==> flow/design.v <==
`timescale 1ns / 1ps
module apb_master(
    input pclk, presetn, pready, pslverr, 
    input [31:0] prdata,wdata,addr,
    input start,write,
    input [3:0] strb,
    input [2:0] prot,
    output reg psel,penable,pwrite,
    output reg [31:0] paddr,pwdata,
    output reg [3:0] pstrb,
    output reg [2:0] pprot,
    output reg done,error,
    output reg [31:0] rdata
    );
    parameter idle=2'b00,
              setup=2'b01,
              access=2'b10;
    reg [1:0] state, next;  
    always @(posedge pclk, negedge presetn) 
    begin
        if(!presetn) state<=idle;
        else state<=next;
    end 
    always @(*) begin
        case(state)
        idle: next = start?setup:idle;
        setup: next = access;
        access: next=pready?idle:access;
        default: next=idle;
    endcase    
    end 
    always @(posedge pclk,negedge presetn)
    begin
        if(!presetn) begin
        psel<=0;
        penable<=0;
        done<=0;
        error<=0;
        paddr <= 0;
        pwrite <= 0;
        pwdata <= 0;
        pstrb <= 0;
        pprot <= 0;
        rdata <= 0;
        end else begin
        case(state)
        idle: begin
            done<=0;
            error<=0;
            psel<=0;
            penable<=0;
        end
        setup: begin
            psel<=1;
            penable<=0;
            paddr<=addr;
            pwrite<=write;
            pwdata<=wdata;
            pstrb<=strb;
            pprot<=prot;
        end
        access: begin
            penable<=1;
            if(pready) begin
                done<=1;
                error<=pslverr;
                if(!write) rdata<=prdata;
            end
        end
    endcase
    end
    end      
endmodule
`timescale 1ns / 1ps
module apb_slave #(
    parameter base_addr = 32'h0000_0000
)(
    input         pclk,
    input         presetn,
    input         psel,
    input         penable,
    input         pwrite,
    input  [31:0] paddr,
    input  [31:0] pwdata,
    input  [3:0]  pstrb,
    input  [2:0]  pprot,
    output reg [31:0] prdata,
    output reg        pready,
    output reg        pslverr
);
    reg [31:0] regfile [0:3];
    wire [1:0] reg_sel    = paddr[3:2];
    wire       addr_valid = (paddr[31:4] == base_addr[31:4]);
    always @(posedge pclk or negedge presetn) begin
        if (!presetn) begin
            pready <= 0;
        end else begin
            pready <= (psel && penable);  
        end
    end
    always @(posedge pclk or negedge presetn) begin
        if (!presetn) begin
            pslverr <= 0;
        end else if (psel && penable) begin
            pslverr <= ~addr_valid;
        end else begin
            pslverr <= 0;
        end
    end
    always @(posedge pclk or negedge presetn) begin
        if (!presetn) begin
            regfile[0] <= 0;
            regfile[1] <= 0;
            regfile[2] <= 0;
            regfile[3] <= 0;
        end else if (psel && penable && pwrite && addr_valid) begin
            if (pstrb[0]) regfile[reg_sel][7:0]   <= pwdata[7:0];
            if (pstrb[1]) regfile[reg_sel][15:8]  <= pwdata[15:8];
            if (pstrb[2]) regfile[reg_sel][23:16] <= pwdata[23:16];
            if (pstrb[3]) regfile[reg_sel][31:24] <= pwdata[31:24];
        end
    end
    always @(posedge pclk or negedge presetn) begin
        if (!presetn) begin
            prdata <= 0;
        end else if (psel && penable && !pwrite && addr_valid) begin
            prdata <= regfile[reg_sel];
        end
    end
endmodule
`timescale 1ns / 1ps
module apb_top(
    input        pclk,
    input        presetn,
    input        start,
    input        write,
    input [31:0] addr,
    input [31:0] wdata,
    input [3:0]  strb,
    input [2:0]  prot,
    output [31:0] rdata,
    output        done,
    output        error
);
    wire        psel;
    wire        penable;
    wire        pwrite;
    wire [31:0] paddr;
    wire [31:0] pwdata;
    wire [3:0]  pstrb;
    wire [2:0]  pprot;
    wire [31:0] prdata_int;
    wire        pready_int;
    wire        pslverr_int;
    wire psel0 = psel && (paddr[31:12] == 20'h00000);   
    wire psel1 = psel && (paddr[31:12] == 20'h0001);   
    wire [31:0] prdata0;
    wire        pready0;
    wire        pslverr0;
    wire [31:0] prdata1;
    wire        pready1;
    wire        pslverr1;
    assign prdata_int = psel0 ? prdata0
                      : psel1 ? prdata1
                      : 32'h0000_0000;
    assign pready_int = psel0 ? pready0
                      : psel1 ? pready1
                      : penable;
    assign pslverr_int= psel0 ? pslverr0
                      : psel1 ? pslverr1
                      : 1'b1;
    apb_master master (
        .pclk    (pclk),
        .presetn (presetn),
        .start   (start),
        .write   (write),
        .addr    (addr),
        .wdata   (wdata),
        .strb    (strb),
        .prot    (prot),
        .psel    (psel),
        .penable (penable),
        .pwrite  (pwrite),
        .paddr   (paddr),
        .pwdata  (pwdata),
        .pstrb   (pstrb),
        .pprot   (pprot),
        .done    (done),
        .error   (error),
        .rdata   (rdata),
        .prdata  (prdata_int),
        .pready  (pready_int),
        .pslverr (pslverr_int)
    );
    apb_slave #(.base_addr(32'h0000_0000)) slave0 (
        .pclk    (pclk),
        .presetn (presetn),
        .psel    (psel0),
        .penable (penable),
        .pwrite  (pwrite),
        .paddr   (paddr),
        .pwdata  (pwdata),
        .pstrb   (pstrb),
        .pprot   (pprot),
        .prdata  (prdata0),
        .pready  (pready0),
        .pslverr (pslverr0)
    );
    apb_slave #(.base_addr(32'h0000_1000)) slave1 (
        .pclk    (pclk),
        .presetn (presetn),
        .psel    (psel1),
        .penable (penable),
        .pwrite  (pwrite),
        .paddr   (paddr),
        .pwdata  (pwdata),
        .pstrb   (pstrb),
        .pprot   (pprot),
        .prdata  (prdata1),
        .pready  (pready1),
        .pslverr (pslverr1)
    );
endmodule
==> reports on apb_top <==
== Tool chain data of apb_top ==
Each step is given for the RTL above and for the edited RTL.
Lines under "unedited" count in the file above, lines under "edited" in the edited file.
"difference" is "edited" less "unedited", of the values as shown; "relative change" is that difference over "unedited", in percent.
A cell with - has no value.

* Top: apb_top
* Clock port: pclk
* Cell library: sky130hd
* Corner: tt_025C_1v80

== Diff ==
Unified diff, file above to edited file.
The edited RTL no longer does the same as the RTL above: the edit was made by script, with no optimisation intended.

<pre>
@@ -92,11 +92,5 @@
     wire [1:0] reg_sel    = paddr[3:2];
     wire       addr_valid = (paddr[31:4] == base_addr[31:4]);
-    always @(posedge pclk or negedge presetn) begin
-        if (!presetn) begin
-            pready <= 0;
-        end else begin
-            pready <= (psel && penable);  
-        end
-    end
+    always @(*) pready = (psel && penable);
     always @(posedge pclk or negedge presetn) begin
         if (!presetn) begin
</pre>

== After elaboration ==
Counts by Yosys on the flattened word-level netlist (proc, flatten, opt, wreduce). Print and check cells are left out.

{| class="wikitable"
|+ Bit counts
! item !! unedited !! edited !! difference !! relative change (%)
|-
| register bits || 431 || 429 || -2 || -0.46
|-
| elaborated cells || 133 || 131 || -2 || -1.50
|}

{| class="wikitable"
|+ Operators by class
! item !! unedited !! edited !! difference !! relative change (%)
|-
| equal/unequal tests || 8 || 8 || 0 || 0.00
|-
| multiplexer cells || 19 || 19 || 0 || 0.00
|-
| bitwise operators || 3 || 3 || 0 || 0.00
|-
| reductions and logical operators || 55 || 55 || 0 || 0.00
|}

{| class="wikitable"
|+ Operator list
! operator !! unedited !! edited !! difference !! relative change (%)
|-
| 3-bit AND reduction || 33 || 33 || 0 || 0.00
|-
| 1-bit logical AND || 12 || 12 || 0 || 0.00
|-
| 1-bit two-way mux || 9 || 9 || 0 || 0.00
|-
| 1-bit parallel mux with 2-bit select || 4 || 4 || 0 || 0.00
|-
| 2-bit equality test with constant B || 3 || 3 || 0 || 0.00
|-
| 1-bit inverter || 3 || 3 || 0 || 0.00
|-
| 2-bit nonzero test || 3 || 3 || 0 || 0.00
|-
| 2-bit by 1-bit equality test with 1-bit output with constant B || 2 || 2 || 0 || 0.00
|-
| 2-bit zero test || 2 || 2 || 0 || 0.00
|-
| 32-bit two-way mux || 2 || 2 || 0 || 0.00
|-
| 32-bit parallel mux with 4-bit select || 2 || 2 || 0 || 0.00
|-
| 20-bit by 1-bit equality test with 1-bit output with constant B || 1 || 1 || 0 || 0.00
|-
| 28-bit by 9-bit equality test with 1-bit output with constant B || 1 || 1 || 0 || 0.00
|-
| 1-bit zero test || 1 || 1 || 0 || 0.00
|-
| 20-bit zero test || 1 || 1 || 0 || 0.00
|-
| 28-bit zero test || 1 || 1 || 0 || 0.00
|-
| 2-bit two-way mux || 1 || 1 || 0 || 0.00
|-
| 2-bit != test with constant B || 1 || 1 || 0 || 0.00
|-
| 2-bit parallel mux with 3-bit select || 1 || 1 || 0 || 0.00
|-
| 2-bit AND reduction || 1 || 1 || 0 || 0.00
|-
| 2-bit OR reduction || 1 || 1 || 0 || 0.00
|}

== Depth ==
Depth = most cells in a row (Yosys ltp): at word level without a register or memory, in the mapped netlist without a sequential cell, where the memories' decode and read muxes count.

{| class="wikitable"
|+ Logic depth
! item !! unedited !! edited !! difference !! relative change (%)
|-
| depth after elaboration || 6 || 7 || +1 || +16.67
|-
| ABC_AREA || 0 || 0 || - || -
|-
| gate-level depth with buffers || 7 || 7 || 0 || 0.00
|}

== Netlist ==
The flow's flattened synthesis, as Yosys stat reports it; memories are mapped. The netlist is that of the ABC_AREA named above (0 if unset); the other value can give another one.

{| class="wikitable"
|+ Cells by type
! type !! unedited !! edited !! difference !! relative change (%)
|-
| sky130_fd_sc_hd__nand2_1 || 6 || 68 || +62 || +1033.33
|-
| sky130_fd_sc_hd__o21ai_0 || 65 || 4 || -61 || -93.85
|-
| sky130_fd_sc_hd__o31ai_1 || 0 || 33 || +33 || -
|-
| sky130_fd_sc_hd__nor3_4 || 32 || 0 || -32 || -100.00
|-
| sky130_fd_sc_hd__or3_1 || 32 || 0 || -32 || -100.00
|-
| sky130_fd_sc_hd__nor4_4 || 2 || 32 || +30 || +1500.00
|-
| sky130_fd_sc_hd__nand4_1 || 10 || 0 || -10 || -100.00
|-
| sky130_fd_sc_hd__buf_2 || 7 || 14 || +7 || +100.00
|-
| sky130_fd_sc_hd__nand4_4 || 6 || 0 || -6 || -100.00
|-
| sky130_fd_sc_hd__and4_1 || 5 || 0 || -5 || -100.00
|-
| sky130_fd_sc_hd__buf_6 || 5 || 0 || -5 || -100.00
|-
| sky130_fd_sc_hd__and3b_1 || 0 || 4 || +4 || -
|-
| sky130_fd_sc_hd__a31o_2 || 3 || 0 || -3 || -100.00
|-
| sky130_fd_sc_hd__nor3_2 || 3 || 0 || -3 || -100.00
|-
| sky130_fd_sc_hd__and3_1 || 1 || 4 || +3 || +300.00
|-
| sky130_fd_sc_hd__nor3_1 || 1 || 4 || +3 || +300.00
|-
| sky130_fd_sc_hd__nor4_2 || 0 || 3 || +3 || -
|-
| sky130_fd_sc_hd__dfrtp_1 || 429 || 427 || -2 || -0.47
|}

Not every row of either side is listed.

{| class="wikitable"
|+ Mapped netlist
! item !! unedited !! edited !! difference !! relative change (%)
|-
| cells in the netlist || 1174 || 1150 || -24 || -2.04
|-
| chip area (Yosys) (um^2) || 18823.1 || 18584.1 || -239.0 || -1.27
|-
| sequential area (um^2) || 10761.6 || 10711.5 || -50.1 || -0.47
|-
| flip-flop cells || 430 || 428 || -2 || -0.47
|}

By module: a second synthesis without flattening, with its own total; a netlist apart from the flattened one above.

{| class="wikitable"
|+ Second synthesis, totals
! item !! unedited !! edited !! difference !! relative change (%)
|-
| cell total of the unflattened synthesis || 1146 || 1144 || -2 || -0.17
|-
| area total of the unflattened synthesis (um^2) || 19169.6 || 19119.6 || -50.0 || -0.26
|}

Rows give one instance, submodules left out.

{| class="wikitable"
|+ Modules, unedited
! module !! instances !! cells !! area (um^2) !! seq. area (um^2)
|-
| apb_slave #(base_addr=4096) || 1 || 409 || 7146.9 || 4053.9
|-
| apb_slave #(base_addr=0) || 1 || 409 || 7138.1 || 4053.9
|-
| apb_master || 1 || 243 || 4260.3 || 2778.9
|-
| apb_top || 1 || 85 || 624.3 || 0.0
|}

{| class="wikitable"
|+ Modules, edited
! module !! instances !! cells !! area (um^2) !! seq. area (um^2)
|-
| apb_slave #(base_addr=4096) || 1 || 408 || 7121.8 || 4028.9
|-
| apb_slave #(base_addr=0) || 1 || 408 || 7113.1 || 4028.9
|-
| apb_master || 1 || 243 || 4260.3 || 2778.9
|-
| apb_top || 1 || 85 || 624.3 || 0.0
|}

== Path before layout ==
Path of least setup slack by OpenSTA after synthesis, without wires, with an ideal clock, recovery checks aside; 20% of the period is set as input and as output delay. Where synthesis merged equal registers, the netlist keeps one of their names.

{| class="wikitable"
|+ Path post-synthesis
! item !! unedited !! edited !! difference !! relative change (%)
|-
| path kind || flip-flop to flip-flop || flip-flop to flip-flop || - || -
|-
| start point || register master.paddr[2] || register master.paddr[25] || - || -
|-
| end point || register slave0.prdata[10] || register slave0.regfile[0][0] || - || -
|-
| clock period (ns) || 4.0 || 4.0 || 0.0 || 0.00
|-
| time at the first pin (ns) || 0.000 || 0.000 || 0.000 || -
|-
| data arrival time (ns) || 1.957 || 2.016 || +0.059 || +3.01
|-
| data required time (ns) || 3.875 || 3.875 || 0.000 || 0.00
|-
| path slack (ns) || 1.918 || 1.859 || -0.059 || -
|-
| delay of the path (ns) || 2.082 || 2.141 || +0.059 || +2.83
|-
| stages on the path || 6 || 7 || +1 || +16.67
|-
| path buffers || 3 || 2 || -1 || -33.33
|-
| synthesis period reached (ns) || 2.082 || 2.141 || +0.059 || +2.83
|}

"delay of the path" is the arrival time less input delay plus setup time.
"stages on the path": output pins that drive a net of the path, with the launching flip-flop's if there is one; two outputs of one cell count as two.
"synthesis period reached" = period - worst setup slack (recovery checks aside). The figure is calculated, with input and output delays left at 20% of the set period.
The rows between start and end are the longest chain of elaborated cells between them; the timing report does not say that the signal goes this way. Where chains are equally long, one stands for them.
Each line given opens the expression or statement behind the cell; cells for indexed reads and writes are added by Yosys, which also makes memories of some case tables.

Between the ends, post-synthesis, unedited:
* Cell sequence: sky130_fd_sc_hd__dfrtp_1 -> sky130_fd_sc_hd__buf_2 -> sky130_fd_sc_hd__buf_4 -> sky130_fd_sc_hd__buf_1 -> sky130_fd_sc_hd__mux4_2 -> sky130_fd_sc_hd__mux2_2
* Length of the longest elaborated chain: 2
* Elaborated cells on any way between the ends: 5
* Those cells by class: 3 x eq/ne; 1 x mux; 1 x reduce/logical

{| class="wikitable"
|+ Ends and longest elaborated chain, post-synthesis, unedited
! item !! RTL line !! source
|-
| from (decl) || 9 || <nowiki>output reg [31:0] paddr,pwdata,</nowiki>
|-
| from (assign) || 39 || <nowiki>paddr <= 0;</nowiki>
|-
| from (assign) || 56 || <nowiki>paddr<=addr;</nowiki>
|-
| 2-bit equality test || 127 || <nowiki>prdata <= regfile[reg_sel];</nowiki>
|-
| 32-bit parallel mux with 4-bit select || 127 ||
|-
| to (assign) || 125 || <nowiki>prdata <= 0;</nowiki>
|-
| to (assign) || 127 ||
|-
| to (decl) || 87 || <nowiki>output reg [31:0] prdata,</nowiki>
|}

Between the ends, post-synthesis, edited:
* Cell sequence: sky130_fd_sc_hd__dfrtp_1 -> sky130_fd_sc_hd__nor4_1 -> sky130_fd_sc_hd__nand3_1 -> sky130_fd_sc_hd__buf_4 -> sky130_fd_sc_hd__buf_2 -> sky130_fd_sc_hd__nor4_4 -> sky130_fd_sc_hd__mux2_2
* Length of the longest elaborated chain: 6
* Elaborated cells on any way between the ends: 7
* Those cells by class: 7 x reduce/logical

{| class="wikitable"
|+ Ends and longest elaborated chain, post-synthesis, edited
! item !! RTL line !! source
|-
| from (decl) || 9 || <nowiki>output reg [31:0] paddr,pwdata,</nowiki>
|-
| from (assign) || 39 || <nowiki>paddr <= 0;</nowiki>
|-
| from (assign) || 56 || <nowiki>paddr<=addr;</nowiki>
|-
| 20-bit zero test || 149 || <nowiki>wire psel0 = psel && (paddr[31:12] == 20'h00000);</nowiki>
|-
| 1-bit logical AND || 149 ||
|-
| 1-bit logical AND (3 in a row) || 110 || <nowiki>end else if (psel && penable && pwrite && addr_valid) begin</nowiki>
|-
| 3-bit AND reduction || - ||
|-
| to (assign) || 106 || <nowiki>regfile[0] <= 0;</nowiki>
|-
| to (assign) || 111 || <nowiki>if (pstrb[0]) regfile[reg_sel][7:0]   <= pwdata[7:0];</nowiki>
|-
| to (decl) || 91 || <nowiki>reg [31:0] regfile [0:3];</nowiki>
|}

== Worst path after layout ==
From the final timing report of each run of set A: the path of least setup slack in the routed layout; clock arrival at registers is part of the times.

{| class="wikitable"
|+ Path after layout
! item !! unedited !! edited !! difference !! relative change (%)
|-
| path kind || flip-flop to flip-flop || flip-flop to flip-flop || - || -
|-
| start point || register master.paddr[5] || register master.paddr[17] || - || -
|-
| end point || register slave1.prdata[11] || register slave0.regfile[3][25] || - || -
|-
| clock period (ns) || 3.0 || 3.0 || 0.0 || 0.00
|-
| time at the first pin (ns) || 0.57 || 0.55 || -0.02 || -3.51
|-
| data arrival time (ns) || 2.89 || 3.08 || +0.19 || +6.57
|-
| data required time (ns) || 3.44 || 3.44 || 0.00 || 0.00
|-
| path slack (ns) || 0.55 || 0.36 || -0.19 || -
|-
| stages on the path || 7 || 7 || 0 || 0.00
|-
| path buffers || 2 || 2 || 0 || 0.00
|}

The rows between start and end are the longest chain of elaborated cells between them; the timing report does not say that the signal goes this way. Where chains are equally long, one stands for them.

Between the ends, after layout, unedited:
* Cell sequence: sky130_fd_sc_hd__dfrtp_1 -> sky130_fd_sc_hd__nor4_4 -> sky130_fd_sc_hd__buf_4 -> sky130_fd_sc_hd__nand4bb_1 -> sky130_fd_sc_hd__nor3_4 -> sky130_fd_sc_hd__buf_4 -> sky130_fd_sc_hd__mux2_2
* Length of the longest elaborated chain: 2
* Elaborated cells on any way between the ends: 2
* Source lines of those cells: 2
* Those cells by class: 1 x eq/ne; 1 x reduce/logical

{| class="wikitable"
|+ Ends and longest elaborated chain, after layout, unedited
! item !! RTL line !! source
|-
| from (decl) || 9 || <nowiki>output reg [31:0] paddr,pwdata,</nowiki>
|-
| from (assign) || 39 || <nowiki>paddr <= 0;</nowiki>
|-
| from (assign) || 56 || <nowiki>paddr<=addr;</nowiki>
|-
| 28-bit by 9-bit equality test with 1-bit output || 93 || <nowiki>wire       addr_valid = (paddr[31:4] == base_addr[31:4]);</nowiki>
|-
| 1-bit logical AND || 126 || <nowiki>end else if (psel && penable && !pwrite && addr_valid) begin</nowiki>
|-
| to (assign) || 125 || <nowiki>prdata <= 0;</nowiki>
|-
| to (assign) || 127 || <nowiki>prdata <= regfile[reg_sel];</nowiki>
|-
| to (decl) || 87 || <nowiki>output reg [31:0] prdata,</nowiki>
|}

Between the ends, after layout, edited:
* Cell sequence: sky130_fd_sc_hd__dfrtp_1 -> sky130_fd_sc_hd__nor4_1 -> sky130_fd_sc_hd__nand4b_1 -> sky130_fd_sc_hd__buf_12 -> sky130_fd_sc_hd__nor4_4 -> sky130_fd_sc_hd__buf_4 -> sky130_fd_sc_hd__mux2_2
* Length of the longest elaborated chain: 6
* Elaborated cells on any way between the ends: 7
* Those cells by class: 7 x reduce/logical

{| class="wikitable"
|+ Ends and longest elaborated chain, after layout, edited
! item !! RTL line !! source
|-
| from (decl) || 9 || <nowiki>output reg [31:0] paddr,pwdata,</nowiki>
|-
| from (assign) || 39 || <nowiki>paddr <= 0;</nowiki>
|-
| from (assign) || 56 || <nowiki>paddr<=addr;</nowiki>
|-
| 20-bit zero test || 149 || <nowiki>wire psel0 = psel && (paddr[31:12] == 20'h00000);</nowiki>
|-
| 1-bit logical AND || 149 ||
|-
| 1-bit logical AND (3 in a row) || 110 || <nowiki>end else if (psel && penable && pwrite && addr_valid) begin</nowiki>
|-
| 3-bit AND reduction || - ||
|-
| to (assign) || 109 || <nowiki>regfile[3] <= 0;</nowiki>
|-
| to (assign) || 114 || <nowiki>if (pstrb[3]) regfile[reg_sel][31:24] <= pwdata[31:24];</nowiki>
|-
| to (decl) || 91 || <nowiki>reg [31:0] regfile [0:3];</nowiki>
|}

== Flow runs ==
Both versions went through the flow (Yosys, OpenROAD) with the same settings in each pair. Constraints: input delay and output delay 20% of the set period each, output load 0.01 pF.

Settings, set A:
* CORE_UTILIZATION: 40
* period_ns: 3.0
* CAP_MARGIN: 20
* CORE_MARGIN: 2
* SLEW_MARGIN: 20

{| class="wikitable"
|+ Measured results, set A
! item !! unedited !! edited !! difference !! relative change (%)
|-
| synthesis area (um^2) || 18823.1 || 18584.1 || -239.0 || -1.27
|-
| full die area (um^2) || 48807.9 || 48200.0 || -607.9 || -1.25
|-
| standard-cell area after layout (um^2) || 22515.3 || 22078.7 || -436.6 || -1.94
|-
| utilization of the finished layout (%) || 48.5 || 48.4 || -0.1 || -
|-
| smallest setup slack (ns) || 0.549 || 0.356 || -0.193 || -
|-
| total negative slack (ns) || 0.000 || 0.000 || 0.000 || -
|-
| power (W) || 0.015053 || 0.015574 || +0.000521 || +3.46
|-
| clock period achieved (ns) || 2.451 || 2.644 || +0.193 || +7.87
|}

Settings, set B:
* CORE_ASPECT_RATIO: 0.83
* CORE_UTILIZATION: 47
* GPL_ROUTABILITY_DRIVEN: 0
* GPL_TIMING_DRIVEN: 0
* MAX_ROUTING_LAYER: met4
* PLACE_DENSITY_LB_ADDON: 0.22
* SETUP_SLACK_MARGIN: 0.53
* TNS_END_PERCENT: 35
* period_ns: 3.93
* CAP_MARGIN: 20
* CORE_MARGIN: 2
* SLEW_MARGIN: 20

{| class="wikitable"
|+ Measured results, set B
! item !! unedited !! edited !! difference !! relative change (%)
|-
| synthesis area (um^2) || 18823.1 || 18584.1 || -239.0 || -1.27
|-
| full die area (um^2) || 41673.3 || 41154.6 || -518.7 || -1.24
|-
| standard-cell area after layout (um^2) || 22027.4 || 21722.1 || -305.3 || -1.39
|-
| utilization of the finished layout (%) || 56.0 || 55.6 || -0.4 || -
|-
| smallest setup slack (ns) || 0.744 || 0.823 || +0.079 || -
|-
| total negative slack (ns) || 0.000 || 0.000 || 0.000 || -
|-
| power (W) || 0.011418 || 0.01184 || +0.000422 || +3.70
|-
| clock period achieved (ns) || 3.186 || 3.107 || -0.079 || -2.48
|}

By "clock period achieved" is meant the clock period of the run minus its worst setup slack. This is arithmetic on one report: input and output delays are still those of the set period (20% each).
"power" is the tool's figure for a default switching activity; nothing was simulated.
